==> flow/design.v <==
module ProcessingElement(
  input         clock,
  input         reset,
  input  [7:0]  io_price,
  output [10:0] io_agentIdx,
  output        io_rewardIn_ready,
  input         io_rewardIn_valid,
  input  [7:0]  io_rewardIn_bits_reward,
  input  [10:0] io_rewardIn_bits_idx,
  input         io_rewardIn_bits_last,
  input         io_PEResultOut_ready,
  output        io_PEResultOut_valid,
  output [7:0]  io_PEResultOut_bits_benefit,
  output [7:0]  io_PEResultOut_bits_oldPrice,
  output [10:0] io_PEResultOut_bits_id,
  output        io_PEResultOut_bits_last
);
  reg [7:0] s1_last;  
  reg [7:0] s1_reward;  
  reg [7:0] s1_idx;  
  reg  s1_valid;  
  reg [7:0] s2_price;  
  reg [7:0] s2_idx;  
  reg  s2_last;  
  reg  s2_valid;  
  reg [7:0] s2_reward;  
  reg [7:0] s3_benefit;  
  reg [7:0] s3_oldPrice;  
  reg  s3_valid;  
  reg [7:0] s3_last;  
  reg [7:0] s3_idx;  
  wire  stall = ~io_PEResultOut_ready;  
  wire  fire = io_rewardIn_ready & io_rewardIn_valid;  
  wire [10:0] _GEN_2 = fire ? io_rewardIn_bits_idx : {{3'd0}, s1_idx};  
  wire [8:0] _diff_T = {1'b0,$signed(s2_reward)};  
  wire [8:0] _diff_T_1 = {1'b0,$signed(s2_price)};  
  wire [8:0] diff = $signed(_diff_T) - $signed(_diff_T_1);  
  wire [10:0] _GEN_9 = ~stall ? _GEN_2 : {{3'd0}, s1_idx};  
  wire [7:0] _GEN_14 = ~stall ? s1_last : {{7'd0}, s2_last};  
  assign io_agentIdx = stall ? {3'd0, s1_idx} : io_rewardIn_bits_idx;
  assign io_rewardIn_ready = ~stall;  
  assign io_PEResultOut_valid = s3_valid;  
  assign io_PEResultOut_bits_benefit = s3_benefit;  
  assign io_PEResultOut_bits_oldPrice = s3_oldPrice;  
  assign io_PEResultOut_bits_id = {{3'd0}, s3_idx};  
  assign io_PEResultOut_bits_last = s3_last[0];  
  always @(posedge clock) begin
    if (reset) begin  
      s1_last <= 8'h0;  
    end else if (~stall) begin  
      if (fire) begin  
        s1_last <= {{7'd0}, io_rewardIn_bits_last};  
      end
    end
    if (reset) begin  
      s1_reward <= 8'h0;  
    end else if (~stall) begin  
      if (fire) begin  
        s1_reward <= io_rewardIn_bits_reward;  
      end
    end
    if (reset) begin  
      s1_idx <= 8'h0;  
    end else begin
      s1_idx <= _GEN_9[7:0];
    end
    if (reset) begin  
      s1_valid <= 1'h0;  
    end else if (~stall) begin  
      s1_valid <= fire;  
    end
    if (reset) begin  
      s2_price <= 8'h0;  
    end else if (~stall) begin  
      s2_price <= io_price;  
    end
    if (reset) begin  
      s2_idx <= 8'h0;  
    end else if (~stall) begin  
      s2_idx <= s1_idx;  
    end
    if (reset) begin  
      s2_last <= 1'h0;  
    end else begin
      s2_last <= _GEN_14[0];
    end
    if (reset) begin  
      s2_valid <= 1'h0;  
    end else if (~stall) begin  
      s2_valid <= s1_valid;  
    end
    if (reset) begin  
      s2_reward <= 8'h0;  
    end else if (~stall) begin  
      s2_reward <= s1_reward;  
    end
    if (reset) begin  
      s3_benefit <= 8'h0;  
    end else if (~stall) begin  
      if (diff[8]) begin  
        s3_benefit <= 8'h0;
      end else begin
        s3_benefit <= diff[7:0];
      end
    end
    if (reset) begin  
      s3_oldPrice <= 8'h0;  
    end else if (~stall) begin  
      s3_oldPrice <= s2_price;  
    end
    if (reset) begin  
      s3_valid <= 1'h0;  
    end else if (~stall) begin  
      s3_valid <= s2_valid;  
    end
    if (reset) begin  
      s3_last <= 8'h0;  
    end else if (~stall) begin  
      s3_last <= {{7'd0}, s2_last};  
    end
    if (reset) begin  
      s3_idx <= 8'h0;  
    end else if (~stall) begin  
      s3_idx <= s2_idx;  
    end
  end
endmodule
module SearchTask(
  input         clock,
  input         reset,
  output        io_benefitIn_0_ready,
  input         io_benefitIn_0_valid,
  input  [7:0]  io_benefitIn_0_bits_benefit,
  input  [7:0]  io_benefitIn_0_bits_oldPrice,
  input  [10:0] io_benefitIn_0_bits_id,
  input         io_benefitIn_0_bits_last,
  output        io_benefitIn_1_ready,
  input         io_benefitIn_1_valid,
  input  [7:0]  io_benefitIn_1_bits_benefit,
  input  [7:0]  io_benefitIn_1_bits_oldPrice,
  input  [10:0] io_benefitIn_1_bits_id,
  output        io_benefitIn_2_ready,
  input         io_benefitIn_2_valid,
  input  [7:0]  io_benefitIn_2_bits_benefit,
  input  [7:0]  io_benefitIn_2_bits_oldPrice,
  input  [10:0] io_benefitIn_2_bits_id,
  output        io_benefitIn_3_ready,
  input         io_benefitIn_3_valid,
  input  [7:0]  io_benefitIn_3_bits_benefit,
  input  [7:0]  io_benefitIn_3_bits_oldPrice,
  input  [10:0] io_benefitIn_3_bits_id,
  output        io_benefitIn_4_ready,
  input         io_benefitIn_4_valid,
  input  [7:0]  io_benefitIn_4_bits_benefit,
  input  [7:0]  io_benefitIn_4_bits_oldPrice,
  input  [10:0] io_benefitIn_4_bits_id,
  output        io_benefitIn_5_ready,
  input         io_benefitIn_5_valid,
  input  [7:0]  io_benefitIn_5_bits_benefit,
  input  [7:0]  io_benefitIn_5_bits_oldPrice,
  input  [10:0] io_benefitIn_5_bits_id,
  output        io_benefitIn_6_ready,
  input         io_benefitIn_6_valid,
  input  [7:0]  io_benefitIn_6_bits_benefit,
  input  [7:0]  io_benefitIn_6_bits_oldPrice,
  input  [10:0] io_benefitIn_6_bits_id,
  output        io_benefitIn_7_ready,
  input         io_benefitIn_7_valid,
  input  [7:0]  io_benefitIn_7_bits_benefit,
  input  [7:0]  io_benefitIn_7_bits_oldPrice,
  input  [10:0] io_benefitIn_7_bits_id,
  input         io_resultOut_ready,
  output        io_resultOut_valid,
  output [10:0] io_resultOut_bits_winner,
  output [7:0]  io_resultOut_bits_bid
);
  reg  s_valid_0;  
  reg  s_valid_1;  
  reg  s_valid_2;  
  reg  s_valid_3;  
  reg  s_last_0;  
  reg  s_last_1;  
  reg  s_last_2;  
  reg  s_last_3;  
  reg [7:0] compRegs_0_0_benefit;  
  reg [10:0] compRegs_0_0_id;  
  reg [7:0] compRegs_0_0_runningBid;  
  reg [7:0] compRegs_0_0_oldPrice;  
  reg [7:0] compRegs_0_1_benefit;  
  reg [10:0] compRegs_0_1_id;  
  reg [7:0] compRegs_0_1_runningBid;  
  reg [7:0] compRegs_0_1_oldPrice;  
  reg [7:0] compRegs_0_2_benefit;  
  reg [10:0] compRegs_0_2_id;  
  reg [7:0] compRegs_0_2_runningBid;  
  reg [7:0] compRegs_0_2_oldPrice;  
  reg [7:0] compRegs_0_3_benefit;  
  reg [10:0] compRegs_0_3_id;  
  reg [7:0] compRegs_0_3_runningBid;  
  reg [7:0] compRegs_0_3_oldPrice;  
  reg [7:0] compRegs_0_4_benefit;  
  reg [10:0] compRegs_0_4_id;  
  reg [7:0] compRegs_0_4_runningBid;  
  reg [7:0] compRegs_0_4_oldPrice;  
  reg [7:0] compRegs_0_5_benefit;  
  reg [10:0] compRegs_0_5_id;  
  reg [7:0] compRegs_0_5_runningBid;  
  reg [7:0] compRegs_0_5_oldPrice;  
  reg [7:0] compRegs_0_6_benefit;  
  reg [10:0] compRegs_0_6_id;  
  reg [7:0] compRegs_0_6_runningBid;  
  reg [7:0] compRegs_0_6_oldPrice;  
  reg [7:0] compRegs_0_7_benefit;  
  reg [10:0] compRegs_0_7_id;  
  reg [7:0] compRegs_0_7_runningBid;  
  reg [7:0] compRegs_0_7_oldPrice;  
  reg [7:0] compRegs_1_0_benefit;  
  reg [10:0] compRegs_1_0_id;  
  reg [7:0] compRegs_1_0_runningBid;  
  reg [7:0] compRegs_1_0_oldPrice;  
  reg [7:0] compRegs_1_1_benefit;  
  reg [10:0] compRegs_1_1_id;  
  reg [7:0] compRegs_1_1_runningBid;  
  reg [7:0] compRegs_1_1_oldPrice;  
  reg [7:0] compRegs_1_2_benefit;  
  reg [10:0] compRegs_1_2_id;  
  reg [7:0] compRegs_1_2_runningBid;  
  reg [7:0] compRegs_1_2_oldPrice;  
  reg [7:0] compRegs_1_3_benefit;  
  reg [10:0] compRegs_1_3_id;  
  reg [7:0] compRegs_1_3_runningBid;  
  reg [7:0] compRegs_1_3_oldPrice;  
  reg [7:0] compRegs_2_0_benefit;  
  reg [10:0] compRegs_2_0_id;  
  reg [7:0] compRegs_2_0_runningBid;  
  reg [7:0] compRegs_2_0_oldPrice;  
  reg [7:0] compRegs_2_1_benefit;  
  reg [10:0] compRegs_2_1_id;  
  reg [7:0] compRegs_2_1_runningBid;  
  reg [7:0] compRegs_2_1_oldPrice;  
  reg [7:0] compRegs_3_0_benefit;  
  reg [10:0] compRegs_3_0_id;  
  reg [7:0] compRegs_3_0_runningBid;  
  reg [7:0] compRegs_3_0_oldPrice;  
  reg [7:0] slast_runningWinner_benefit;  
  reg [10:0] slast_runningWinner_id;  
  reg [7:0] slast_runningWinner_runningBid;  
  reg [7:0] slast_runningWinner_oldPrice;  
  reg  slast_valid;  
  reg  slast_last;  
  wire  stall = ~io_resultOut_ready & slast_valid;  
  wire  _fire_T = io_benefitIn_0_ready & io_benefitIn_0_valid;  
  wire  _fire_T_1 = io_benefitIn_1_ready & io_benefitIn_1_valid;  
  wire  _fire_T_2 = io_benefitIn_2_ready & io_benefitIn_2_valid;  
  wire  _fire_T_3 = io_benefitIn_3_ready & io_benefitIn_3_valid;  
  wire  _fire_T_4 = io_benefitIn_4_ready & io_benefitIn_4_valid;  
  wire  _fire_T_5 = io_benefitIn_5_ready & io_benefitIn_5_valid;  
  wire  _fire_T_6 = io_benefitIn_6_ready & io_benefitIn_6_valid;  
  wire  _fire_T_7 = io_benefitIn_7_ready & io_benefitIn_7_valid;  
  wire  fire = _fire_T | _fire_T_1 | _fire_T_2 | _fire_T_3 | _fire_T_4 | _fire_T_5 | _fire_T_6 | _fire_T_7;  
  wire [7:0] hypoBid = compRegs_0_0_benefit - compRegs_0_1_benefit;  
  wire [7:0] hypoBid_1 = compRegs_0_1_benefit - compRegs_0_0_benefit;  
  wire [7:0] hypoBid_2 = compRegs_0_2_benefit - compRegs_0_3_benefit;  
  wire [7:0] hypoBid_3 = compRegs_0_3_benefit - compRegs_0_2_benefit;  
  wire [7:0] hypoBid_4 = compRegs_0_4_benefit - compRegs_0_5_benefit;  
  wire [7:0] hypoBid_5 = compRegs_0_5_benefit - compRegs_0_4_benefit;  
  wire [7:0] hypoBid_6 = compRegs_0_6_benefit - compRegs_0_7_benefit;  
  wire [7:0] hypoBid_7 = compRegs_0_7_benefit - compRegs_0_6_benefit;  
  wire [7:0] hypoBid_8 = compRegs_1_0_benefit - compRegs_1_1_benefit;  
  wire [7:0] hypoBid_9 = compRegs_1_1_benefit - compRegs_1_0_benefit;  
  wire [7:0] hypoBid_10 = compRegs_1_2_benefit - compRegs_1_3_benefit;  
  wire [7:0] hypoBid_11 = compRegs_1_3_benefit - compRegs_1_2_benefit;  
  wire [7:0] hypoBid_12 = compRegs_2_0_benefit - compRegs_2_1_benefit;  
  wire [7:0] hypoBid_13 = compRegs_2_1_benefit - compRegs_2_0_benefit;  
  wire [7:0] hypoBid_14 = compRegs_3_0_benefit - slast_runningWinner_benefit;  
  wire [7:0] _slast_runningWinner_runningBid_T_1 = hypoBid_14 < compRegs_3_0_runningBid ? hypoBid_14 :
    compRegs_3_0_runningBid;  
  wire [7:0] hypoBid_15 = slast_runningWinner_benefit - compRegs_3_0_benefit;  
  wire [7:0] _slast_runningWinner_runningBid_T_3 = hypoBid_15 < slast_runningWinner_runningBid ? hypoBid_15 :
    slast_runningWinner_runningBid;  
  wire [7:0] _io_resultOut_bits_bid_T_1 = slast_runningWinner_oldPrice + 8'h1;  
  wire [7:0] _io_resultOut_bits_bid_T_3 = slast_runningWinner_runningBid + slast_runningWinner_oldPrice;  
  wire [7:0] _GEN_152 = slast_runningWinner_benefit == 8'h0 ? 8'h0 : _io_resultOut_bits_bid_T_3;  
  assign io_benefitIn_0_ready = ~stall;  
  assign io_benefitIn_1_ready = ~stall;  
  assign io_benefitIn_2_ready = ~stall;  
  assign io_benefitIn_3_ready = ~stall;  
  assign io_benefitIn_4_ready = ~stall;  
  assign io_benefitIn_5_ready = ~stall;  
  assign io_benefitIn_6_ready = ~stall;  
  assign io_benefitIn_7_ready = ~stall;  
  assign io_resultOut_valid = slast_valid & slast_last;  
  assign io_resultOut_bits_winner = slast_runningWinner_id;  
  assign io_resultOut_bits_bid = slast_runningWinner_runningBid == 8'h0 & slast_runningWinner_benefit > 8'h0 ?
    _io_resultOut_bits_bid_T_1 : _GEN_152;  
  always @(posedge clock) begin
    if (reset) begin  
      s_valid_0 <= 1'h0;  
    end else if (~stall) begin  
      s_valid_0 <= fire;  
    end
    if (reset) begin  
      s_valid_1 <= 1'h0;  
    end else if (~stall) begin  
      s_valid_1 <= s_valid_0;  
    end
    if (reset) begin  
      s_valid_2 <= 1'h0;  
    end else if (~stall) begin  
      s_valid_2 <= s_valid_1;  
    end
    if (reset) begin  
      s_valid_3 <= 1'h0;  
    end else if (~stall) begin  
      s_valid_3 <= s_valid_2;  
    end
    if (reset) begin  
      s_last_0 <= 1'h0;  
    end else if (~stall) begin  
      if (fire) begin  
        s_last_0 <= io_benefitIn_0_bits_last;  
      end
    end
    if (reset) begin  
      s_last_1 <= 1'h0;  
    end else if (~stall) begin  
      s_last_1 <= s_last_0;  
    end
    if (reset) begin  
      s_last_2 <= 1'h0;  
    end else if (~stall) begin  
      s_last_2 <= s_last_1;  
    end
    if (reset) begin  
      s_last_3 <= 1'h0;  
    end else if (~stall) begin  
      s_last_3 <= s_last_2;  
    end
    if (reset) begin  
      compRegs_0_0_benefit <= 8'h0;  
    end else if (~stall) begin  
      if (fire) begin  
        if (_fire_T) begin  
          compRegs_0_0_benefit <= io_benefitIn_0_bits_benefit;  
        end else begin
          compRegs_0_0_benefit <= 8'h0;  
        end
      end
    end
    if (reset) begin  
      compRegs_0_0_id <= 11'h0;  
    end else if (~stall) begin  
      if (fire) begin  
        compRegs_0_0_id <= io_benefitIn_0_bits_id;  
      end
    end
    if (reset) begin  
      compRegs_0_0_runningBid <= 8'h0;  
    end else if (~stall) begin  
      if (fire) begin  
        compRegs_0_0_runningBid <= 8'hff;  
      end
    end
    if (reset) begin  
      compRegs_0_0_oldPrice <= 8'h0;  
    end else if (~stall) begin  
      if (fire) begin  
        compRegs_0_0_oldPrice <= io_benefitIn_0_bits_oldPrice;  
      end
    end
    if (reset) begin  
      compRegs_0_1_benefit <= 8'h0;  
    end else if (~stall) begin  
      if (fire) begin  
        if (_fire_T_1) begin  
          compRegs_0_1_benefit <= io_benefitIn_1_bits_benefit;  
        end else begin
          compRegs_0_1_benefit <= 8'h0;  
        end
      end
    end
    if (reset) begin  
      compRegs_0_1_id <= 11'h0;  
    end else if (~stall) begin  
      if (fire) begin  
        compRegs_0_1_id <= io_benefitIn_1_bits_id;  
      end
    end
    if (reset) begin  
      compRegs_0_1_runningBid <= 8'h0;  
    end else if (~stall) begin  
      if (fire) begin  
        compRegs_0_1_runningBid <= 8'hff;  
      end
    end
    if (reset) begin  
      compRegs_0_1_oldPrice <= 8'h0;  
    end else if (~stall) begin  
      if (fire) begin  
        compRegs_0_1_oldPrice <= io_benefitIn_1_bits_oldPrice;  
      end
    end
    if (reset) begin  
      compRegs_0_2_benefit <= 8'h0;  
    end else if (~stall) begin  
      if (fire) begin  
        if (_fire_T_2) begin  
          compRegs_0_2_benefit <= io_benefitIn_2_bits_benefit;  
        end else begin
          compRegs_0_2_benefit <= 8'h0;  
        end
      end
    end
    if (reset) begin  
      compRegs_0_2_id <= 11'h0;  
    end else if (~stall) begin  
      if (fire) begin  
        compRegs_0_2_id <= io_benefitIn_2_bits_id;  
      end
    end
    if (reset) begin  
      compRegs_0_2_runningBid <= 8'h0;  
    end else if (~stall) begin  
      if (fire) begin  
        compRegs_0_2_runningBid <= 8'hff;  
      end
    end
    if (reset) begin  
      compRegs_0_2_oldPrice <= 8'h0;  
    end else if (~stall) begin  
      if (fire) begin  
        compRegs_0_2_oldPrice <= io_benefitIn_2_bits_oldPrice;  
      end
    end
    if (reset) begin  
      compRegs_0_3_benefit <= 8'h0;  
    end else if (~stall) begin  
      if (fire) begin  
        if (_fire_T_3) begin  
          compRegs_0_3_benefit <= io_benefitIn_3_bits_benefit;  
        end else begin
          compRegs_0_3_benefit <= 8'h0;  
        end
      end
    end
    if (reset) begin  
      compRegs_0_3_id <= 11'h0;  
    end else if (~stall) begin  
      if (fire) begin  
        compRegs_0_3_id <= io_benefitIn_3_bits_id;  
      end
    end
    if (reset) begin  
      compRegs_0_3_runningBid <= 8'h0;  
    end else if (~stall) begin  
      if (fire) begin  
        compRegs_0_3_runningBid <= 8'hff;  
      end
    end
    if (reset) begin  
      compRegs_0_3_oldPrice <= 8'h0;  
    end else if (~stall) begin  
      if (fire) begin  
        compRegs_0_3_oldPrice <= io_benefitIn_3_bits_oldPrice;  
      end
    end
    if (reset) begin  
      compRegs_0_4_benefit <= 8'h0;  
    end else if (~stall) begin  
      if (fire) begin  
        if (_fire_T_4) begin  
          compRegs_0_4_benefit <= io_benefitIn_4_bits_benefit;  
        end else begin
          compRegs_0_4_benefit <= 8'h0;  
        end
      end
    end
    if (reset) begin  
      compRegs_0_4_id <= 11'h0;  
    end else if (~stall) begin  
      if (fire) begin  
        compRegs_0_4_id <= io_benefitIn_4_bits_id;  
      end
    end
    if (reset) begin  
      compRegs_0_4_runningBid <= 8'h0;  
    end else if (~stall) begin  
      if (fire) begin  
        compRegs_0_4_runningBid <= 8'hff;  
      end
    end
    if (reset) begin  
      compRegs_0_4_oldPrice <= 8'h0;  
    end else if (~stall) begin  
      if (fire) begin  
        compRegs_0_4_oldPrice <= io_benefitIn_4_bits_oldPrice;  
      end
    end
    if (reset) begin  
      compRegs_0_5_benefit <= 8'h0;  
    end else if (~stall) begin  
      if (fire) begin  
        if (_fire_T_5) begin  
          compRegs_0_5_benefit <= io_benefitIn_5_bits_benefit;  
        end else begin
          compRegs_0_5_benefit <= 8'h0;  
        end
      end
    end
    if (reset) begin  
      compRegs_0_5_id <= 11'h0;  
    end else if (~stall) begin  
      if (fire) begin  
        compRegs_0_5_id <= io_benefitIn_5_bits_id;  
      end
    end
    if (reset) begin  
      compRegs_0_5_runningBid <= 8'h0;  
    end else if (~stall) begin  
      if (fire) begin  
        compRegs_0_5_runningBid <= 8'hff;  
      end
    end
    if (reset) begin  
      compRegs_0_5_oldPrice <= 8'h0;  
    end else if (~stall) begin  
      if (fire) begin  
        compRegs_0_5_oldPrice <= io_benefitIn_5_bits_oldPrice;  
      end
    end
    if (reset) begin  
      compRegs_0_6_benefit <= 8'h0;  
    end else if (~stall) begin  
      if (fire) begin  
        if (_fire_T_6) begin  
          compRegs_0_6_benefit <= io_benefitIn_6_bits_benefit;  
        end else begin
          compRegs_0_6_benefit <= 8'h0;  
        end
      end
    end
    if (reset) begin  
      compRegs_0_6_id <= 11'h0;  
    end else if (~stall) begin  
      if (fire) begin  
        compRegs_0_6_id <= io_benefitIn_6_bits_id;  
      end
    end
    if (reset) begin  
      compRegs_0_6_runningBid <= 8'h0;  
    end else if (~stall) begin  
      if (fire) begin  
        compRegs_0_6_runningBid <= 8'hff;  
      end
    end
    if (reset) begin  
      compRegs_0_6_oldPrice <= 8'h0;  
    end else if (~stall) begin  
      if (fire) begin  
        compRegs_0_6_oldPrice <= io_benefitIn_6_bits_oldPrice;  
      end
    end
    if (reset) begin  
      compRegs_0_7_benefit <= 8'h0;  
    end else if (~stall) begin  
      if (fire) begin  
        if (_fire_T_7) begin  
          compRegs_0_7_benefit <= io_benefitIn_7_bits_benefit;  
        end else begin
          compRegs_0_7_benefit <= 8'h0;  
        end
      end
    end
    if (reset) begin  
      compRegs_0_7_id <= 11'h0;  
    end else if (~stall) begin  
      if (fire) begin  
        compRegs_0_7_id <= io_benefitIn_7_bits_id;  
      end
    end
    if (reset) begin  
      compRegs_0_7_runningBid <= 8'h0;  
    end else if (~stall) begin  
      if (fire) begin  
        compRegs_0_7_runningBid <= 8'hff;  
      end
    end
    if (reset) begin  
      compRegs_0_7_oldPrice <= 8'h0;  
    end else if (~stall) begin  
      if (fire) begin  
        compRegs_0_7_oldPrice <= io_benefitIn_7_bits_oldPrice;  
      end
    end
    if (reset) begin  
      compRegs_1_0_benefit <= 8'h0;  
    end else if (~stall) begin  
      if (compRegs_0_0_benefit >= compRegs_0_1_benefit) begin  
        compRegs_1_0_benefit <= compRegs_0_0_benefit;  
      end else begin
        compRegs_1_0_benefit <= compRegs_0_1_benefit;  
      end
    end
    if (reset) begin  
      compRegs_1_0_id <= 11'h0;  
    end else if (~stall) begin  
      if (compRegs_0_0_benefit >= compRegs_0_1_benefit) begin  
        compRegs_1_0_id <= compRegs_0_0_id;  
      end else begin
        compRegs_1_0_id <= compRegs_0_1_id;  
      end
    end
    if (reset) begin  
      compRegs_1_0_runningBid <= 8'h0;  
    end else if (~stall) begin  
      if (compRegs_0_0_benefit >= compRegs_0_1_benefit) begin  
        if (hypoBid < compRegs_0_0_runningBid) begin  
          compRegs_1_0_runningBid <= hypoBid;
        end else begin
          compRegs_1_0_runningBid <= compRegs_0_0_runningBid;
        end
      end else if (hypoBid_1 < compRegs_0_1_runningBid) begin  
        compRegs_1_0_runningBid <= hypoBid_1;
      end else begin
        compRegs_1_0_runningBid <= compRegs_0_1_runningBid;
      end
    end
    if (reset) begin  
      compRegs_1_0_oldPrice <= 8'h0;  
    end else if (~stall) begin  
      if (compRegs_0_0_benefit >= compRegs_0_1_benefit) begin  
        compRegs_1_0_oldPrice <= compRegs_0_0_oldPrice;  
      end else begin
        compRegs_1_0_oldPrice <= compRegs_0_1_oldPrice;  
      end
    end
    if (reset) begin  
      compRegs_1_1_benefit <= 8'h0;  
    end else if (~stall) begin  
      if (compRegs_0_2_benefit >= compRegs_0_3_benefit) begin  
        compRegs_1_1_benefit <= compRegs_0_2_benefit;  
      end else begin
        compRegs_1_1_benefit <= compRegs_0_3_benefit;  
      end
    end
    if (reset) begin  
      compRegs_1_1_id <= 11'h0;  
    end else if (~stall) begin  
      if (compRegs_0_2_benefit >= compRegs_0_3_benefit) begin  
        compRegs_1_1_id <= compRegs_0_2_id;  
      end else begin
        compRegs_1_1_id <= compRegs_0_3_id;  
      end
    end
    if (reset) begin  
      compRegs_1_1_runningBid <= 8'h0;  
    end else if (~stall) begin  
      if (compRegs_0_2_benefit >= compRegs_0_3_benefit) begin  
        if (hypoBid_2 < compRegs_0_2_runningBid) begin  
          compRegs_1_1_runningBid <= hypoBid_2;
        end else begin
          compRegs_1_1_runningBid <= compRegs_0_2_runningBid;
        end
      end else if (hypoBid_3 < compRegs_0_3_runningBid) begin  
        compRegs_1_1_runningBid <= hypoBid_3;
      end else begin
        compRegs_1_1_runningBid <= compRegs_0_3_runningBid;
      end
    end
    if (reset) begin  
      compRegs_1_1_oldPrice <= 8'h0;  
    end else if (~stall) begin  
      if (compRegs_0_2_benefit >= compRegs_0_3_benefit) begin  
        compRegs_1_1_oldPrice <= compRegs_0_2_oldPrice;  
      end else begin
        compRegs_1_1_oldPrice <= compRegs_0_3_oldPrice;  
      end
    end
    if (reset) begin  
      compRegs_1_2_benefit <= 8'h0;  
    end else if (~stall) begin  
      if (compRegs_0_4_benefit >= compRegs_0_5_benefit) begin  
        compRegs_1_2_benefit <= compRegs_0_4_benefit;  
      end else begin
        compRegs_1_2_benefit <= compRegs_0_5_benefit;  
      end
    end
    if (reset) begin  
      compRegs_1_2_id <= 11'h0;  
    end else if (~stall) begin  
      if (compRegs_0_4_benefit >= compRegs_0_5_benefit) begin  
        compRegs_1_2_id <= compRegs_0_4_id;  
      end else begin
        compRegs_1_2_id <= compRegs_0_5_id;  
      end
    end
    if (reset) begin  
      compRegs_1_2_runningBid <= 8'h0;  
    end else if (~stall) begin  
      if (compRegs_0_4_benefit >= compRegs_0_5_benefit) begin  
        if (hypoBid_4 < compRegs_0_4_runningBid) begin  
          compRegs_1_2_runningBid <= hypoBid_4;
        end else begin
          compRegs_1_2_runningBid <= compRegs_0_4_runningBid;
        end
      end else if (hypoBid_5 < compRegs_0_5_runningBid) begin  
        compRegs_1_2_runningBid <= hypoBid_5;
      end else begin
        compRegs_1_2_runningBid <= compRegs_0_5_runningBid;
      end
    end
    if (reset) begin  
      compRegs_1_2_oldPrice <= 8'h0;  
    end else if (~stall) begin  
      if (compRegs_0_4_benefit >= compRegs_0_5_benefit) begin  
        compRegs_1_2_oldPrice <= compRegs_0_4_oldPrice;  
      end else begin
        compRegs_1_2_oldPrice <= compRegs_0_5_oldPrice;  
      end
    end
    if (reset) begin  
      compRegs_1_3_benefit <= 8'h0;  
    end else if (~stall) begin  
      if (compRegs_0_6_benefit >= compRegs_0_7_benefit) begin  
        compRegs_1_3_benefit <= compRegs_0_6_benefit;  
      end else begin
        compRegs_1_3_benefit <= compRegs_0_7_benefit;  
      end
    end
    if (reset) begin  
      compRegs_1_3_id <= 11'h0;  
    end else if (~stall) begin  
      if (compRegs_0_6_benefit >= compRegs_0_7_benefit) begin  
        compRegs_1_3_id <= compRegs_0_6_id;  
      end else begin
        compRegs_1_3_id <= compRegs_0_7_id;  
      end
    end
    if (reset) begin  
      compRegs_1_3_runningBid <= 8'h0;  
    end else if (~stall) begin  
      if (compRegs_0_6_benefit >= compRegs_0_7_benefit) begin  
        if (hypoBid_6 < compRegs_0_6_runningBid) begin  
          compRegs_1_3_runningBid <= hypoBid_6;
        end else begin
          compRegs_1_3_runningBid <= compRegs_0_6_runningBid;
        end
      end else if (hypoBid_7 < compRegs_0_7_runningBid) begin  
        compRegs_1_3_runningBid <= hypoBid_7;
      end else begin
        compRegs_1_3_runningBid <= compRegs_0_7_runningBid;
      end
    end
    if (reset) begin  
      compRegs_1_3_oldPrice <= 8'h0;  
    end else if (~stall) begin  
      if (compRegs_0_6_benefit >= compRegs_0_7_benefit) begin  
        compRegs_1_3_oldPrice <= compRegs_0_6_oldPrice;  
      end else begin
        compRegs_1_3_oldPrice <= compRegs_0_7_oldPrice;  
      end
    end
    if (reset) begin  
      compRegs_2_0_benefit <= 8'h0;  
    end else if (~stall) begin  
      if (compRegs_1_0_benefit >= compRegs_1_1_benefit) begin  
        compRegs_2_0_benefit <= compRegs_1_0_benefit;  
      end else begin
        compRegs_2_0_benefit <= compRegs_1_1_benefit;  
      end
    end
    if (reset) begin  
      compRegs_2_0_id <= 11'h0;  
    end else if (~stall) begin  
      if (compRegs_1_0_benefit >= compRegs_1_1_benefit) begin  
        compRegs_2_0_id <= compRegs_1_0_id;  
      end else begin
        compRegs_2_0_id <= compRegs_1_1_id;  
      end
    end
    if (reset) begin  
      compRegs_2_0_runningBid <= 8'h0;  
    end else if (~stall) begin  
      if (compRegs_1_0_benefit >= compRegs_1_1_benefit) begin  
        if (hypoBid_8 < compRegs_1_0_runningBid) begin  
          compRegs_2_0_runningBid <= hypoBid_8;
        end else begin
          compRegs_2_0_runningBid <= compRegs_1_0_runningBid;
        end
      end else if (hypoBid_9 < compRegs_1_1_runningBid) begin  
        compRegs_2_0_runningBid <= hypoBid_9;
      end else begin
        compRegs_2_0_runningBid <= compRegs_1_1_runningBid;
      end
    end
    if (reset) begin  
      compRegs_2_0_oldPrice <= 8'h0;  
    end else if (~stall) begin  
      if (compRegs_1_0_benefit >= compRegs_1_1_benefit) begin  
        compRegs_2_0_oldPrice <= compRegs_1_0_oldPrice;  
      end else begin
        compRegs_2_0_oldPrice <= compRegs_1_1_oldPrice;  
      end
    end
    if (reset) begin  
      compRegs_2_1_benefit <= 8'h0;  
    end else if (~stall) begin  
      if (compRegs_1_2_benefit >= compRegs_1_3_benefit) begin  
        compRegs_2_1_benefit <= compRegs_1_2_benefit;  
      end else begin
        compRegs_2_1_benefit <= compRegs_1_3_benefit;  
      end
    end
    if (reset) begin  
      compRegs_2_1_id <= 11'h0;  
    end else if (~stall) begin  
      if (compRegs_1_2_benefit >= compRegs_1_3_benefit) begin  
        compRegs_2_1_id <= compRegs_1_2_id;  
      end else begin
        compRegs_2_1_id <= compRegs_1_3_id;  
      end
    end
    if (reset) begin  
      compRegs_2_1_runningBid <= 8'h0;  
    end else if (~stall) begin  
      if (compRegs_1_2_benefit >= compRegs_1_3_benefit) begin  
        if (hypoBid_10 < compRegs_1_2_runningBid) begin  
          compRegs_2_1_runningBid <= hypoBid_10;
        end else begin
          compRegs_2_1_runningBid <= compRegs_1_2_runningBid;
        end
      end else if (hypoBid_11 < compRegs_1_3_runningBid) begin  
        compRegs_2_1_runningBid <= hypoBid_11;
      end else begin
        compRegs_2_1_runningBid <= compRegs_1_3_runningBid;
      end
    end
    if (reset) begin  
      compRegs_2_1_oldPrice <= 8'h0;  
    end else if (~stall) begin  
      if (compRegs_1_2_benefit >= compRegs_1_3_benefit) begin  
        compRegs_2_1_oldPrice <= compRegs_1_2_oldPrice;  
      end else begin
        compRegs_2_1_oldPrice <= compRegs_1_3_oldPrice;  
      end
    end
    if (reset) begin  
      compRegs_3_0_benefit <= 8'h0;  
    end else if (~stall) begin  
      if (compRegs_2_0_benefit >= compRegs_2_1_benefit) begin  
        compRegs_3_0_benefit <= compRegs_2_0_benefit;  
      end else begin
        compRegs_3_0_benefit <= compRegs_2_1_benefit;  
      end
    end
    if (reset) begin  
      compRegs_3_0_id <= 11'h0;  
    end else if (~stall) begin  
      if (compRegs_2_0_benefit >= compRegs_2_1_benefit) begin  
        compRegs_3_0_id <= compRegs_2_0_id;  
      end else begin
        compRegs_3_0_id <= compRegs_2_1_id;  
      end
    end
    if (reset) begin  
      compRegs_3_0_runningBid <= 8'h0;  
    end else if (~stall) begin  
      if (compRegs_2_0_benefit >= compRegs_2_1_benefit) begin  
        if (hypoBid_12 < compRegs_2_0_runningBid) begin  
          compRegs_3_0_runningBid <= hypoBid_12;
        end else begin
          compRegs_3_0_runningBid <= compRegs_2_0_runningBid;
        end
      end else if (hypoBid_13 < compRegs_2_1_runningBid) begin  
        compRegs_3_0_runningBid <= hypoBid_13;
      end else begin
        compRegs_3_0_runningBid <= compRegs_2_1_runningBid;
      end
    end
    if (reset) begin  
      compRegs_3_0_oldPrice <= 8'h0;  
    end else if (~stall) begin  
      if (compRegs_2_0_benefit >= compRegs_2_1_benefit) begin  
        compRegs_3_0_oldPrice <= compRegs_2_0_oldPrice;  
      end else begin
        compRegs_3_0_oldPrice <= compRegs_2_1_oldPrice;  
      end
    end
    if (reset) begin  
      slast_runningWinner_benefit <= 8'h0;  
    end else if (~stall) begin  
      if (slast_last | ~slast_valid) begin  
        slast_runningWinner_benefit <= compRegs_3_0_benefit;  
      end else if (compRegs_3_0_benefit > slast_runningWinner_benefit) begin  
        slast_runningWinner_benefit <= compRegs_3_0_benefit;  
      end
    end
    if (reset) begin  
      slast_runningWinner_id <= 11'h0;  
    end else if (~stall) begin  
      if (slast_last | ~slast_valid) begin  
        slast_runningWinner_id <= compRegs_3_0_id;  
      end else if (compRegs_3_0_benefit > slast_runningWinner_benefit) begin  
        slast_runningWinner_id <= compRegs_3_0_id;  
      end
    end
    if (reset) begin  
      slast_runningWinner_runningBid <= 8'h0;  
    end else if (~stall) begin  
      if (slast_last | ~slast_valid) begin  
        slast_runningWinner_runningBid <= compRegs_3_0_runningBid;  
      end else if (compRegs_3_0_benefit > slast_runningWinner_benefit) begin  
        slast_runningWinner_runningBid <= _slast_runningWinner_runningBid_T_1;  
      end else begin
        slast_runningWinner_runningBid <= _slast_runningWinner_runningBid_T_3;  
      end
    end
    if (reset) begin  
      slast_runningWinner_oldPrice <= 8'h0;  
    end else if (~stall) begin  
      if (slast_last | ~slast_valid) begin  
        slast_runningWinner_oldPrice <= compRegs_3_0_oldPrice;  
      end else if (compRegs_3_0_benefit > slast_runningWinner_benefit) begin  
        slast_runningWinner_oldPrice <= compRegs_3_0_oldPrice;  
      end
    end
    if (reset) begin  
      slast_valid <= 1'h0;  
    end else if (~stall) begin  
      slast_valid <= s_valid_3;  
    end
    if (reset) begin  
      slast_last <= 1'h0;  
    end else if (~stall) begin  
      slast_last <= s_last_3;  
    end
  end
endmodule
module AuctionSearch(
  input         clock,
  input         reset,
  output        io_rewardIn_0_ready,
  input         io_rewardIn_0_valid,
  input  [7:0]  io_rewardIn_0_reward,
  input  [10:0] io_rewardIn_0_idx,
  input         io_rewardIn_0_last,
  output [10:0] io_agentIdx_0,
  input  [7:0]  io_price_0,
  output        io_rewardIn_1_ready,
  input         io_rewardIn_1_valid,
  input  [7:0]  io_rewardIn_1_reward,
  input  [10:0] io_rewardIn_1_idx,
  output [10:0] io_agentIdx_1,
  input  [7:0]  io_price_1,
  output        io_rewardIn_2_ready,
  input         io_rewardIn_2_valid,
  input  [7:0]  io_rewardIn_2_reward,
  input  [10:0] io_rewardIn_2_idx,
  output [10:0] io_agentIdx_2,
  input  [7:0]  io_price_2,
  output        io_rewardIn_3_ready,
  input         io_rewardIn_3_valid,
  input  [7:0]  io_rewardIn_3_reward,
  input  [10:0] io_rewardIn_3_idx,
  output [10:0] io_agentIdx_3,
  input  [7:0]  io_price_3,
  output        io_rewardIn_4_ready,
  input         io_rewardIn_4_valid,
  input  [7:0]  io_rewardIn_4_reward,
  input  [10:0] io_rewardIn_4_idx,
  output [10:0] io_agentIdx_4,
  input  [7:0]  io_price_4,
  output        io_rewardIn_5_ready,
  input         io_rewardIn_5_valid,
  input  [7:0]  io_rewardIn_5_reward,
  input  [10:0] io_rewardIn_5_idx,
  output [10:0] io_agentIdx_5,
  input  [7:0]  io_price_5,
  output        io_rewardIn_6_ready,
  input         io_rewardIn_6_valid,
  input  [7:0]  io_rewardIn_6_reward,
  input  [10:0] io_rewardIn_6_idx,
  output [10:0] io_agentIdx_6,
  input  [7:0]  io_price_6,
  output        io_rewardIn_7_ready,
  input         io_rewardIn_7_valid,
  input  [7:0]  io_rewardIn_7_reward,
  input  [10:0] io_rewardIn_7_idx,
  output [10:0] io_agentIdx_7,
  input  [7:0]  io_price_7,
  input         io_resultOut_ready,
  output        io_resultOut_valid,
  output [10:0] io_resultOut_winner,
  output [7:0]  io_resultOut_bid
);
  wire        pe0_valid;
  wire [7:0]  pe0_benefit;
  wire [7:0]  pe0_oldPrice;
  wire [10:0] pe0_id;
  wire        pe0_last;
  wire        pe0_ready;
  wire        pe1_valid;
  wire [7:0]  pe1_benefit;
  wire [7:0]  pe1_oldPrice;
  wire [10:0] pe1_id;
  wire        pe1_last;
  wire        pe1_ready;
  wire        pe2_valid;
  wire [7:0]  pe2_benefit;
  wire [7:0]  pe2_oldPrice;
  wire [10:0] pe2_id;
  wire        pe2_last;
  wire        pe2_ready;
  wire        pe3_valid;
  wire [7:0]  pe3_benefit;
  wire [7:0]  pe3_oldPrice;
  wire [10:0] pe3_id;
  wire        pe3_last;
  wire        pe3_ready;
  wire        pe4_valid;
  wire [7:0]  pe4_benefit;
  wire [7:0]  pe4_oldPrice;
  wire [10:0] pe4_id;
  wire        pe4_last;
  wire        pe4_ready;
  wire        pe5_valid;
  wire [7:0]  pe5_benefit;
  wire [7:0]  pe5_oldPrice;
  wire [10:0] pe5_id;
  wire        pe5_last;
  wire        pe5_ready;
  wire        pe6_valid;
  wire [7:0]  pe6_benefit;
  wire [7:0]  pe6_oldPrice;
  wire [10:0] pe6_id;
  wire        pe6_last;
  wire        pe6_ready;
  wire        pe7_valid;
  wire [7:0]  pe7_benefit;
  wire [7:0]  pe7_oldPrice;
  wire [10:0] pe7_id;
  wire        pe7_last;
  wire        pe7_ready;
  ProcessingElement pes_0 (
    .clock(clock),
    .reset(reset),
    .io_price(io_price_0),
    .io_agentIdx(io_agentIdx_0),
    .io_rewardIn_ready(io_rewardIn_0_ready),
    .io_rewardIn_valid(io_rewardIn_0_valid),
    .io_rewardIn_bits_reward(io_rewardIn_0_reward),
    .io_rewardIn_bits_idx(io_rewardIn_0_idx),
    .io_rewardIn_bits_last(io_rewardIn_0_last),
    .io_PEResultOut_ready(pe0_ready),
    .io_PEResultOut_valid(pe0_valid),
    .io_PEResultOut_bits_benefit(pe0_benefit),
    .io_PEResultOut_bits_oldPrice(pe0_oldPrice),
    .io_PEResultOut_bits_id(pe0_id),
    .io_PEResultOut_bits_last(pe0_last)
  );
  ProcessingElement pes_1 (
    .clock(clock),
    .reset(reset),
    .io_price(io_price_1),
    .io_agentIdx(io_agentIdx_1),
    .io_rewardIn_ready(io_rewardIn_1_ready),
    .io_rewardIn_valid(io_rewardIn_1_valid),
    .io_rewardIn_bits_reward(io_rewardIn_1_reward),
    .io_rewardIn_bits_idx(io_rewardIn_1_idx),
    .io_rewardIn_bits_last(1'b0),
    .io_PEResultOut_ready(pe1_ready),
    .io_PEResultOut_valid(pe1_valid),
    .io_PEResultOut_bits_benefit(pe1_benefit),
    .io_PEResultOut_bits_oldPrice(pe1_oldPrice),
    .io_PEResultOut_bits_id(pe1_id),
    .io_PEResultOut_bits_last(pe1_last)
  );
  ProcessingElement pes_2 (
    .clock(clock),
    .reset(reset),
    .io_price(io_price_2),
    .io_agentIdx(io_agentIdx_2),
    .io_rewardIn_ready(io_rewardIn_2_ready),
    .io_rewardIn_valid(io_rewardIn_2_valid),
    .io_rewardIn_bits_reward(io_rewardIn_2_reward),
    .io_rewardIn_bits_idx(io_rewardIn_2_idx),
    .io_rewardIn_bits_last(1'b0),
    .io_PEResultOut_ready(pe2_ready),
    .io_PEResultOut_valid(pe2_valid),
    .io_PEResultOut_bits_benefit(pe2_benefit),
    .io_PEResultOut_bits_oldPrice(pe2_oldPrice),
    .io_PEResultOut_bits_id(pe2_id),
    .io_PEResultOut_bits_last(pe2_last)
  );
  ProcessingElement pes_3 (
    .clock(clock),
    .reset(reset),
    .io_price(io_price_3),
    .io_agentIdx(io_agentIdx_3),
    .io_rewardIn_ready(io_rewardIn_3_ready),
    .io_rewardIn_valid(io_rewardIn_3_valid),
    .io_rewardIn_bits_reward(io_rewardIn_3_reward),
    .io_rewardIn_bits_idx(io_rewardIn_3_idx),
    .io_rewardIn_bits_last(1'b0),
    .io_PEResultOut_ready(pe3_ready),
    .io_PEResultOut_valid(pe3_valid),
    .io_PEResultOut_bits_benefit(pe3_benefit),
    .io_PEResultOut_bits_oldPrice(pe3_oldPrice),
    .io_PEResultOut_bits_id(pe3_id),
    .io_PEResultOut_bits_last(pe3_last)
  );
  ProcessingElement pes_4 (
    .clock(clock),
    .reset(reset),
    .io_price(io_price_4),
    .io_agentIdx(io_agentIdx_4),
    .io_rewardIn_ready(io_rewardIn_4_ready),
    .io_rewardIn_valid(io_rewardIn_4_valid),
    .io_rewardIn_bits_reward(io_rewardIn_4_reward),
    .io_rewardIn_bits_idx(io_rewardIn_4_idx),
    .io_rewardIn_bits_last(1'b0),
    .io_PEResultOut_ready(pe4_ready),
    .io_PEResultOut_valid(pe4_valid),
    .io_PEResultOut_bits_benefit(pe4_benefit),
    .io_PEResultOut_bits_oldPrice(pe4_oldPrice),
    .io_PEResultOut_bits_id(pe4_id),
    .io_PEResultOut_bits_last(pe4_last)
  );
  ProcessingElement pes_5 (
    .clock(clock),
    .reset(reset),
    .io_price(io_price_5),
    .io_agentIdx(io_agentIdx_5),
    .io_rewardIn_ready(io_rewardIn_5_ready),
    .io_rewardIn_valid(io_rewardIn_5_valid),
    .io_rewardIn_bits_reward(io_rewardIn_5_reward),
    .io_rewardIn_bits_idx(io_rewardIn_5_idx),
    .io_rewardIn_bits_last(1'b0),
    .io_PEResultOut_ready(pe5_ready),
    .io_PEResultOut_valid(pe5_valid),
    .io_PEResultOut_bits_benefit(pe5_benefit),
    .io_PEResultOut_bits_oldPrice(pe5_oldPrice),
    .io_PEResultOut_bits_id(pe5_id),
    .io_PEResultOut_bits_last(pe5_last)
  );
  ProcessingElement pes_6 (
    .clock(clock),
    .reset(reset),
    .io_price(io_price_6),
    .io_agentIdx(io_agentIdx_6),
    .io_rewardIn_ready(io_rewardIn_6_ready),
    .io_rewardIn_valid(io_rewardIn_6_valid),
    .io_rewardIn_bits_reward(io_rewardIn_6_reward),
    .io_rewardIn_bits_idx(io_rewardIn_6_idx),
    .io_rewardIn_bits_last(1'b0),
    .io_PEResultOut_ready(pe6_ready),
    .io_PEResultOut_valid(pe6_valid),
    .io_PEResultOut_bits_benefit(pe6_benefit),
    .io_PEResultOut_bits_oldPrice(pe6_oldPrice),
    .io_PEResultOut_bits_id(pe6_id),
    .io_PEResultOut_bits_last(pe6_last)
  );
  ProcessingElement pes_7 (
    .clock(clock),
    .reset(reset),
    .io_price(io_price_7),
    .io_agentIdx(io_agentIdx_7),
    .io_rewardIn_ready(io_rewardIn_7_ready),
    .io_rewardIn_valid(io_rewardIn_7_valid),
    .io_rewardIn_bits_reward(io_rewardIn_7_reward),
    .io_rewardIn_bits_idx(io_rewardIn_7_idx),
    .io_rewardIn_bits_last(1'b0),
    .io_PEResultOut_ready(pe7_ready),
    .io_PEResultOut_valid(pe7_valid),
    .io_PEResultOut_bits_benefit(pe7_benefit),
    .io_PEResultOut_bits_oldPrice(pe7_oldPrice),
    .io_PEResultOut_bits_id(pe7_id),
    .io_PEResultOut_bits_last(pe7_last)
  );
  SearchTask search (
    .clock(clock),
    .reset(reset),
    .io_benefitIn_0_ready(pe0_ready),
    .io_benefitIn_0_valid(pe0_valid),
    .io_benefitIn_0_bits_benefit(pe0_benefit),
    .io_benefitIn_0_bits_oldPrice(pe0_oldPrice),
    .io_benefitIn_0_bits_id(pe0_id),
    .io_benefitIn_0_bits_last(pe0_last),
    .io_benefitIn_1_ready(pe1_ready),
    .io_benefitIn_1_valid(pe1_valid),
    .io_benefitIn_1_bits_benefit(pe1_benefit),
    .io_benefitIn_1_bits_oldPrice(pe1_oldPrice),
    .io_benefitIn_1_bits_id(pe1_id),
    .io_benefitIn_2_ready(pe2_ready),
    .io_benefitIn_2_valid(pe2_valid),
    .io_benefitIn_2_bits_benefit(pe2_benefit),
    .io_benefitIn_2_bits_oldPrice(pe2_oldPrice),
    .io_benefitIn_2_bits_id(pe2_id),
    .io_benefitIn_3_ready(pe3_ready),
    .io_benefitIn_3_valid(pe3_valid),
    .io_benefitIn_3_bits_benefit(pe3_benefit),
    .io_benefitIn_3_bits_oldPrice(pe3_oldPrice),
    .io_benefitIn_3_bits_id(pe3_id),
    .io_benefitIn_4_ready(pe4_ready),
    .io_benefitIn_4_valid(pe4_valid),
    .io_benefitIn_4_bits_benefit(pe4_benefit),
    .io_benefitIn_4_bits_oldPrice(pe4_oldPrice),
    .io_benefitIn_4_bits_id(pe4_id),
    .io_benefitIn_5_ready(pe5_ready),
    .io_benefitIn_5_valid(pe5_valid),
    .io_benefitIn_5_bits_benefit(pe5_benefit),
    .io_benefitIn_5_bits_oldPrice(pe5_oldPrice),
    .io_benefitIn_5_bits_id(pe5_id),
    .io_benefitIn_6_ready(pe6_ready),
    .io_benefitIn_6_valid(pe6_valid),
    .io_benefitIn_6_bits_benefit(pe6_benefit),
    .io_benefitIn_6_bits_oldPrice(pe6_oldPrice),
    .io_benefitIn_6_bits_id(pe6_id),
    .io_benefitIn_7_ready(pe7_ready),
    .io_benefitIn_7_valid(pe7_valid),
    .io_benefitIn_7_bits_benefit(pe7_benefit),
    .io_benefitIn_7_bits_oldPrice(pe7_oldPrice),
    .io_benefitIn_7_bits_id(pe7_id),
    .io_resultOut_ready(io_resultOut_ready),
    .io_resultOut_valid(io_resultOut_valid),
    .io_resultOut_bits_winner(io_resultOut_winner),
    .io_resultOut_bits_bid(io_resultOut_bid)
  );
endmodule
## Tool chain data of AuctionSearch

Module AuctionSearch before and after one edit of its RTL, step after step.
"original" refers to lines of the RTL above, "edited" to lines of the edited file.
"change" is "edited" less "original", of the values as shown; "rel. change" is that difference over "original", in percent.
Operators: Yosys type, input widths -> output width; for muxes data width and select width s.
Cell names lack the library's common part.
Not given: -

- Design top: AuctionSearch
- Clock port: clock
- Standard-cell library: sky130hd
- Corner: tt_025C_1v80

## Diff

Unified diff, file above to edited file.
The edit is scripted: it alters the design's behaviour and was not made to optimise anything.

```diff
@@ -218,5 +218,5 @@
   reg [10:0] compRegs_1_0_id;  
   reg [7:0] compRegs_1_0_runningBid;  
-  reg [7:0] compRegs_1_0_oldPrice;  
+  reg [3:0] compRegs_1_0_oldPrice;  
   reg [7:0] compRegs_1_1_benefit;  
   reg [10:0] compRegs_1_1_id;  
```

## Word level

Counts by Yosys on the flattened word-level netlist (proc, flatten, opt, wreduce; memories kept). Register bits leave out memories and registers merged into their read ports (data or address). Print and check cells are left out. Cells with the same type and inputs are merged into one.

Storage and ports:

| what | original | edited | change | rel. change (%) |
|---|---|---|---|---|
| bits in registers | 1022 | 1002 | -20 | -1.96 |
| input bits | 228 | 228 | 0 | 0.00 |

Operators by class:

| what | original | edited | change | rel. change (%) |
|---|---|---|---|---|
| add/subtract/negate cells | 26 | 26 | 0 | 0.00 |
| $lt $le $gt $ge | 25 | 25 | 0 | 0.00 |
| mux-type cells | 78 | 78 | 0 | 0.00 |
| bitwise gates (word level) | 30 | 30 | 0 | 0.00 |
| reductions and logical operators | 15 | 15 | 0 | 0.00 |

Operator list:

| cell | original | edited | change | rel. change (%) |
|---|---|---|---|---|
| $mux 8 | 65 | 64 | -1 | -1.54 |
| $mux 4 | 0 | 1 | +1 | - |

Unchanged operator kinds not shown: 16.

## Longest topological paths

Depth = most cells in a row (Yosys ltp): at word level without a register or memory, in the mapped netlist without a sequential cell, where the memories' decode and read muxes count.

Depth:

| what | original | edited | change | rel. change (%) |
|---|---|---|---|---|
| depth in word-level cells | 12 | 12 | 0 | 0.00 |
| ABC_AREA | 0 | 0 | - | - |
| gate-level depth with buffers | 17 | 18 | +1 | +5.88 |
| gate-level depth less buffers | 16 | 17 | +1 | +6.25 |

## Synthesis result

The flow's flattened synthesis, as Yosys stat reports it; memories are mapped. The netlist is that of the ABC_AREA named above (0 if unset); the other value can give another one.

Synthesis totals:

| what | original | edited | change | rel. change (%) |
|---|---|---|---|---|
| cell count | 6125 | 6083 | -42 | -0.69 |
| synthesis area (um^2) | 48308.8 | 47657.0 | -651.8 | -1.35 |
| area of sequential cells (um^2) | 19979.2 | 19578.8 | -400.4 | -2.00 |
| flip-flop cells | 998 | 978 | -20 | -2.00 |
| buffers | 407 | 396 | -11 | -2.70 |

Cells by type:

| type | original | edited | change | rel. change (%) |
|---|---|---|---|---|
| clkbuf_1 | 340 | 279 | -61 | -17.94 |
| buf_2 | 41 | 75 | +34 | +82.93 |
| a21oi_1 | 865 | 892 | +27 | +3.12 |
| nor2_1 | 415 | 436 | +21 | +5.06 |
| dfxtp_1 | 998 | 978 | -20 | -2.00 |
| a211oi_1 | 204 | 187 | -17 | -8.33 |
| nand3_1 | 69 | 86 | +17 | +24.64 |
| nand2_1 | 1579 | 1566 | -13 | -0.82 |
| a21o_1 | 55 | 42 | -13 | -23.64 |
| mux2i_1 | 163 | 151 | -12 | -7.36 |
| inv_1 | 295 | 305 | +10 | +3.39 |
| a22oi_1 | 90 | 80 | -10 | -11.11 |
| a221oi_1 | 33 | 23 | -10 | -30.30 |
| nor3_1 | 27 | 36 | +9 | +33.33 |
| buf_4 | 13 | 22 | +9 | +69.23 |
| o21ai_0 | 87 | 79 | -8 | -9.20 |
| a311oi_1 | 1 | 9 | +8 | +800.00 |
| nand3b_1 | 14 | 7 | -7 | -50.00 |

Unchanged cell types not shown: 11.
Not every row of either side is listed.
By module: a second synthesis without flattening, with its own total; a netlist apart from the flattened one above.

Second synthesis, totals:

| what | original | edited | change | rel. change (%) |
|---|---|---|---|---|
| cell total of the unflattened synthesis | 5985 | 5962 | -23 | -0.38 |
| area (unflattened synthesis) (um^2) | 52845.7 | 52350.2 | -495.5 | -0.94 |

Rows give one instance, submodules left out.

By module, original:

| module | instances | cells | area (um^2) |
|---|---|---|---|
| SearchTask | 1 | 3440 | 28608.7 |
| ProcessingElement | 8 | 318 | 3029.2 |
| AuctionSearch | 1 | 1 | 3.8 |

By module, edited:

| module | instances | cells | area (um^2) |
|---|---|---|---|
| SearchTask | 1 | 3417 | 28113.2 |
| ProcessingElement | 8 | 318 | 3029.2 |
| AuctionSearch | 1 | 1 | 3.8 |

## Worst setup path after synthesis

Source: OpenSTA report_checks on the synthesized netlist (no wires, ideal clock, input and output delay 20% of the period each), path of least setup slack; recovery checks are left aside. Register names are those of the netlist, which keeps one name where synthesis merged equal registers.

Path after synthesis:

| what | original | edited | change | rel. change (%) |
|---|---|---|---|---|
| path type | register to register | register to register | - | - |
| start point | register (no name shown) | register (no name shown) | - | - |
| end point | register search.compRegs_1_2_runningBid[0] | register search.compRegs_1_2_runningBid[0] | - | - |
| clock period (ns) | 4.0 | 4.0 | 0.0 | 0.00 |
| setup time (ns) | 0.117 | 0.117 | 0.000 | - |
| launch time at the first pin (ns) | 0.000 | 0.000 | 0.000 | - |
| arrival (ns) | 3.681 | 3.740 | +0.059 | +1.60 |
| data required time (ns) | 3.883 | 3.883 | 0.000 | 0.00 |
| setup slack (ns) | 0.202 | 0.143 | -0.059 | - |
| delay of the path (ns) | 3.798 | 3.857 | +0.059 | +1.55 |
| stages | 10 | 10 | 0 | 0.00 |
| period reached after synthesis (ns) | 3.798 | 3.857 | +0.059 | +1.55 |

"delay of the path" is the arrival time less input delay plus setup time.
"stages": output pins that drive a net of the path, with the launching flip-flop's if there is one; two outputs of one cell count as two.
"period reached after synthesis" = period - worst setup slack (recovery checks aside). The figure is calculated, with input and output delays left at 20% of the set period.
Between the ends stands the longest chain of elaborated cells between them, by number of cells; it is not shown to be the way that was timed. Of several equally long chains one is given.
Each line given opens the expression or statement behind the cell; cells for indexed reads and writes are added by Yosys, which also makes memories of some case tables.
At most two assigning lines are given for a register; there are more.

On the way, after synthesis, original:
- Cell sequence: dfxtp_1 -> buf_2 -> clkinv_1 -> ha_1 -> a2111oi_0 -> nand2_1 -> o22ai_1 -> mux2i_1 -> mux2i_1 -> a22o_1
- Length of the longest elaborated chain: 3

Ends and longest elaborated chain, after synthesis, original:

| what | RTL line | source |
|---|---|---|
| $lt 8x8->1 | 706 | `end else if (hypoBid_5 < compRegs_0_5_runningBid) begin` |
| $mux 8 | 706 |  |
| $mux 8 | 700 | `if (compRegs_0_4_benefit >= compRegs_0_5_benefit) begin` |
| end, assigned | 702 | `compRegs_1_2_runningBid <= hypoBid_4;` |
| end, assigned | 704 | `compRegs_1_2_runningBid <= compRegs_0_4_runningBid;` |
| end, declared | 227 | `reg [7:0] compRegs_1_2_runningBid;` |

On the way, after synthesis, edited:
- Cell sequence: dfxtp_1 -> buf_2 -> clkinv_1 -> ha_1 -> a2111oi_0 -> nand2_1 -> o22ai_1 -> mux2i_1 -> mux2i_1 -> a22o_1
- Length of the longest elaborated chain: 3

Ends and longest elaborated chain, after synthesis, edited:

| what | RTL line | source |
|---|---|---|
| $lt 8x8->1 | 706 | `end else if (hypoBid_5 < compRegs_0_5_runningBid) begin` |
| $mux 8 | 706 |  |
| $mux 8 | 700 | `if (compRegs_0_4_benefit >= compRegs_0_5_benefit) begin` |
| end, assigned | 702 | `compRegs_1_2_runningBid <= hypoBid_4;` |
| end, assigned | 704 | `compRegs_1_2_runningBid <= compRegs_0_4_runningBid;` |
| end, declared | 227 | `reg [7:0] compRegs_1_2_runningBid;` |

## Worst path after layout

From the final timing report of each run of pair 1: the path of least setup slack in the routed layout; clock arrival at registers is part of the times.

Path post-layout:

| what | original | edited | change | rel. change (%) |
|---|---|---|---|---|
| path type | register to output | register to output | - | - |
| start point | register search.slast_runningWinner_oldPrice[0] | register search.slast_runningWinner_runningBid[0] | - | - |
| end point | output io_resultOut_bid[6] | output io_resultOut_bid[4] | - | - |
| clock period (ns) | 4.0 | 4.0 | 0.0 | 0.00 |
| output delay (ns) | 0.80 | 0.80 | 0.00 | 0.00 |
| launch time at the first pin (ns) | 0.69 | 0.69 | 0.00 | 0.00 |
| arrival (ns) | 2.95 | 2.95 | 0.00 | 0.00 |
| data required time (ns) | 3.20 | 3.20 | 0.00 | 0.00 |
| setup slack (ns) | 0.25 | 0.25 | 0.00 | - |
| stages | 11 | 9 | -2 | -18.18 |

Between the ends stands the longest chain of elaborated cells between them, by number of cells; it is not shown to be the way that was timed. Of several equally long chains one is given.
At most two assigning lines are given for a register; there are more.

On the way, post-layout, original:
- Cell sequence: dfxtp_2 -> ha_1 -> fa_1 -> a21o_1 -> a21oi_2 -> o21bai_1 -> a21oi_1 -> xnor2_1 -> nor2_1 -> a211oi_1 -> dlygate4sd2_1
- Length of the longest elaborated chain: 3

Ends and longest elaborated chain, post-layout, original:

| what | RTL line | source |
|---|---|---|
| start, declared | 248 | `reg [7:0] slast_runningWinner_oldPrice;` |
| start, assigned | 922 | `slast_runningWinner_oldPrice <= compRegs_3_0_oldPrice;` |
| start, assigned | 924 | `slast_runningWinner_oldPrice <= compRegs_3_0_oldPrice;` |
| $add 8x8->8 | 282 | `wire [7:0] _io_resultOut_bits_bid_T_3 = slast_runningWinner_runningBid + slast_runningWinner_oldPrice;` |
| $mux 8 | 283 | `wire [7:0] _GEN_152 = slast_runningWinner_benefit == 8'h0 ? 8'h0 : _io_resultOut_bits_bid_T_3;` |
| $mux 8 | 294 | `assign io_resultOut_bits_bid = slast_runningWinner_runningBid == 8'h0 & slast_runningWinner_benefit > 8'h0 ?` |
| end, declared | 994 | `output [7:0]  io_resultOut_bid` |

On the way, post-layout, edited:
- Cell sequence: dfxtp_1 -> ha_1 -> fa_1 -> a21o_1 -> a21oi_2 -> xnor2_1 -> a21oi_1 -> nor2_2 -> clkdlybuf4s50_1
- Length of the longest elaborated chain: 3

Ends and longest elaborated chain, post-layout, edited:

| what | RTL line | source |
|---|---|---|
| start, declared | 247 | `reg [7:0] slast_runningWinner_runningBid;` |
| start, assigned | 911 | `slast_runningWinner_runningBid <= compRegs_3_0_runningBid;` |
| start, assigned | 913 | `slast_runningWinner_runningBid <= _slast_runningWinner_runningBid_T_1;` |
| $add 8x8->8 | 282 | `wire [7:0] _io_resultOut_bits_bid_T_3 = slast_runningWinner_runningBid + slast_runningWinner_oldPrice;` |
| $mux 8 | 283 | `wire [7:0] _GEN_152 = slast_runningWinner_benefit == 8'h0 ? 8'h0 : _io_resultOut_bits_bid_T_3;` |
| $mux 8 | 294 | `assign io_resultOut_bits_bid = slast_runningWinner_runningBid == 8'h0 & slast_runningWinner_benefit > 8'h0 ?` |
| end, declared | 994 | `output [7:0]  io_resultOut_bid` |

## Layout results

Runs of the flow (Yosys, OpenROAD) on both versions; the two runs of a pair have the same settings. The constraints put input and output delay at 20% of the set period each and load the outputs with 0.01 pF.

Flow settings, pair 1:
- CORE_UTILIZATION: 40
- PLACE_DENSITY: 0.6
- period_ns: 4.0
- CAP_MARGIN: 20
- CORE_MARGIN: 2
- SLEW_MARGIN: 20

Results, pair 1:

| what | original | edited | change | rel. change (%) |
|---|---|---|---|---|
| Yosys chip area after synthesis (um^2) | 48308.8 | 47657.0 | -651.8 | -1.35 |
| die outline area (um^2) | 123566.0 | 121920.0 | -1646.0 | -1.33 |
| standard-cell area after routing (um^2) | 57158.6 | 56051.3 | -1107.3 | -1.94 |
| setup slack of the critical path (ns) | 0.246 | 0.249 | +0.003 | - |
| post-route setup TNS (ns) | 0.000 | 0.000 | 0.000 | - |
| worst hold slack after layout (ns) | 0.425 | 0.450 | +0.025 | - |

Flow settings, pair 2:
- ABC_AREA: 0
- CELL_PAD_IN_SITES_GLOBAL_PLACEMENT: 1
- CORE_ASPECT_RATIO: 0.64
- CORE_MARGIN: 3
- CORE_UTILIZATION: 33
- CTS_CLUSTER_SIZE: 68
- GPL_TIMING_DRIVEN: 1
- HOLD_SLACK_MARGIN: 0.02
- MAX_ROUTING_LAYER: met4
- PLACE_DENSITY_LB_ADDON: 0.06
- SETUP_SLACK_MARGIN: -0.3
- SLEW_MARGIN: 15
- period_ns: 3.14
- CAP_MARGIN: 20

Results, pair 2:

| what | original | edited | change | rel. change (%) |
|---|---|---|---|---|
| Yosys chip area after synthesis (um^2) | 48308.8 | 47657.0 | -651.8 | -1.35 |
| die outline area (um^2) | 151133.0 | 149125.0 | -2008.0 | -1.33 |
| standard-cell area after routing (um^2) | 62478.7 | 61352.6 | -1126.1 | -1.80 |
| setup slack of the critical path (ns) | -0.257 | -0.263 | -0.006 | - |
| post-route setup TNS (ns) | -12.871 | -9.157 | +3.714 | - |
| worst hold slack after layout (ns) | 0.308 | 0.324 | +0.016 | - |
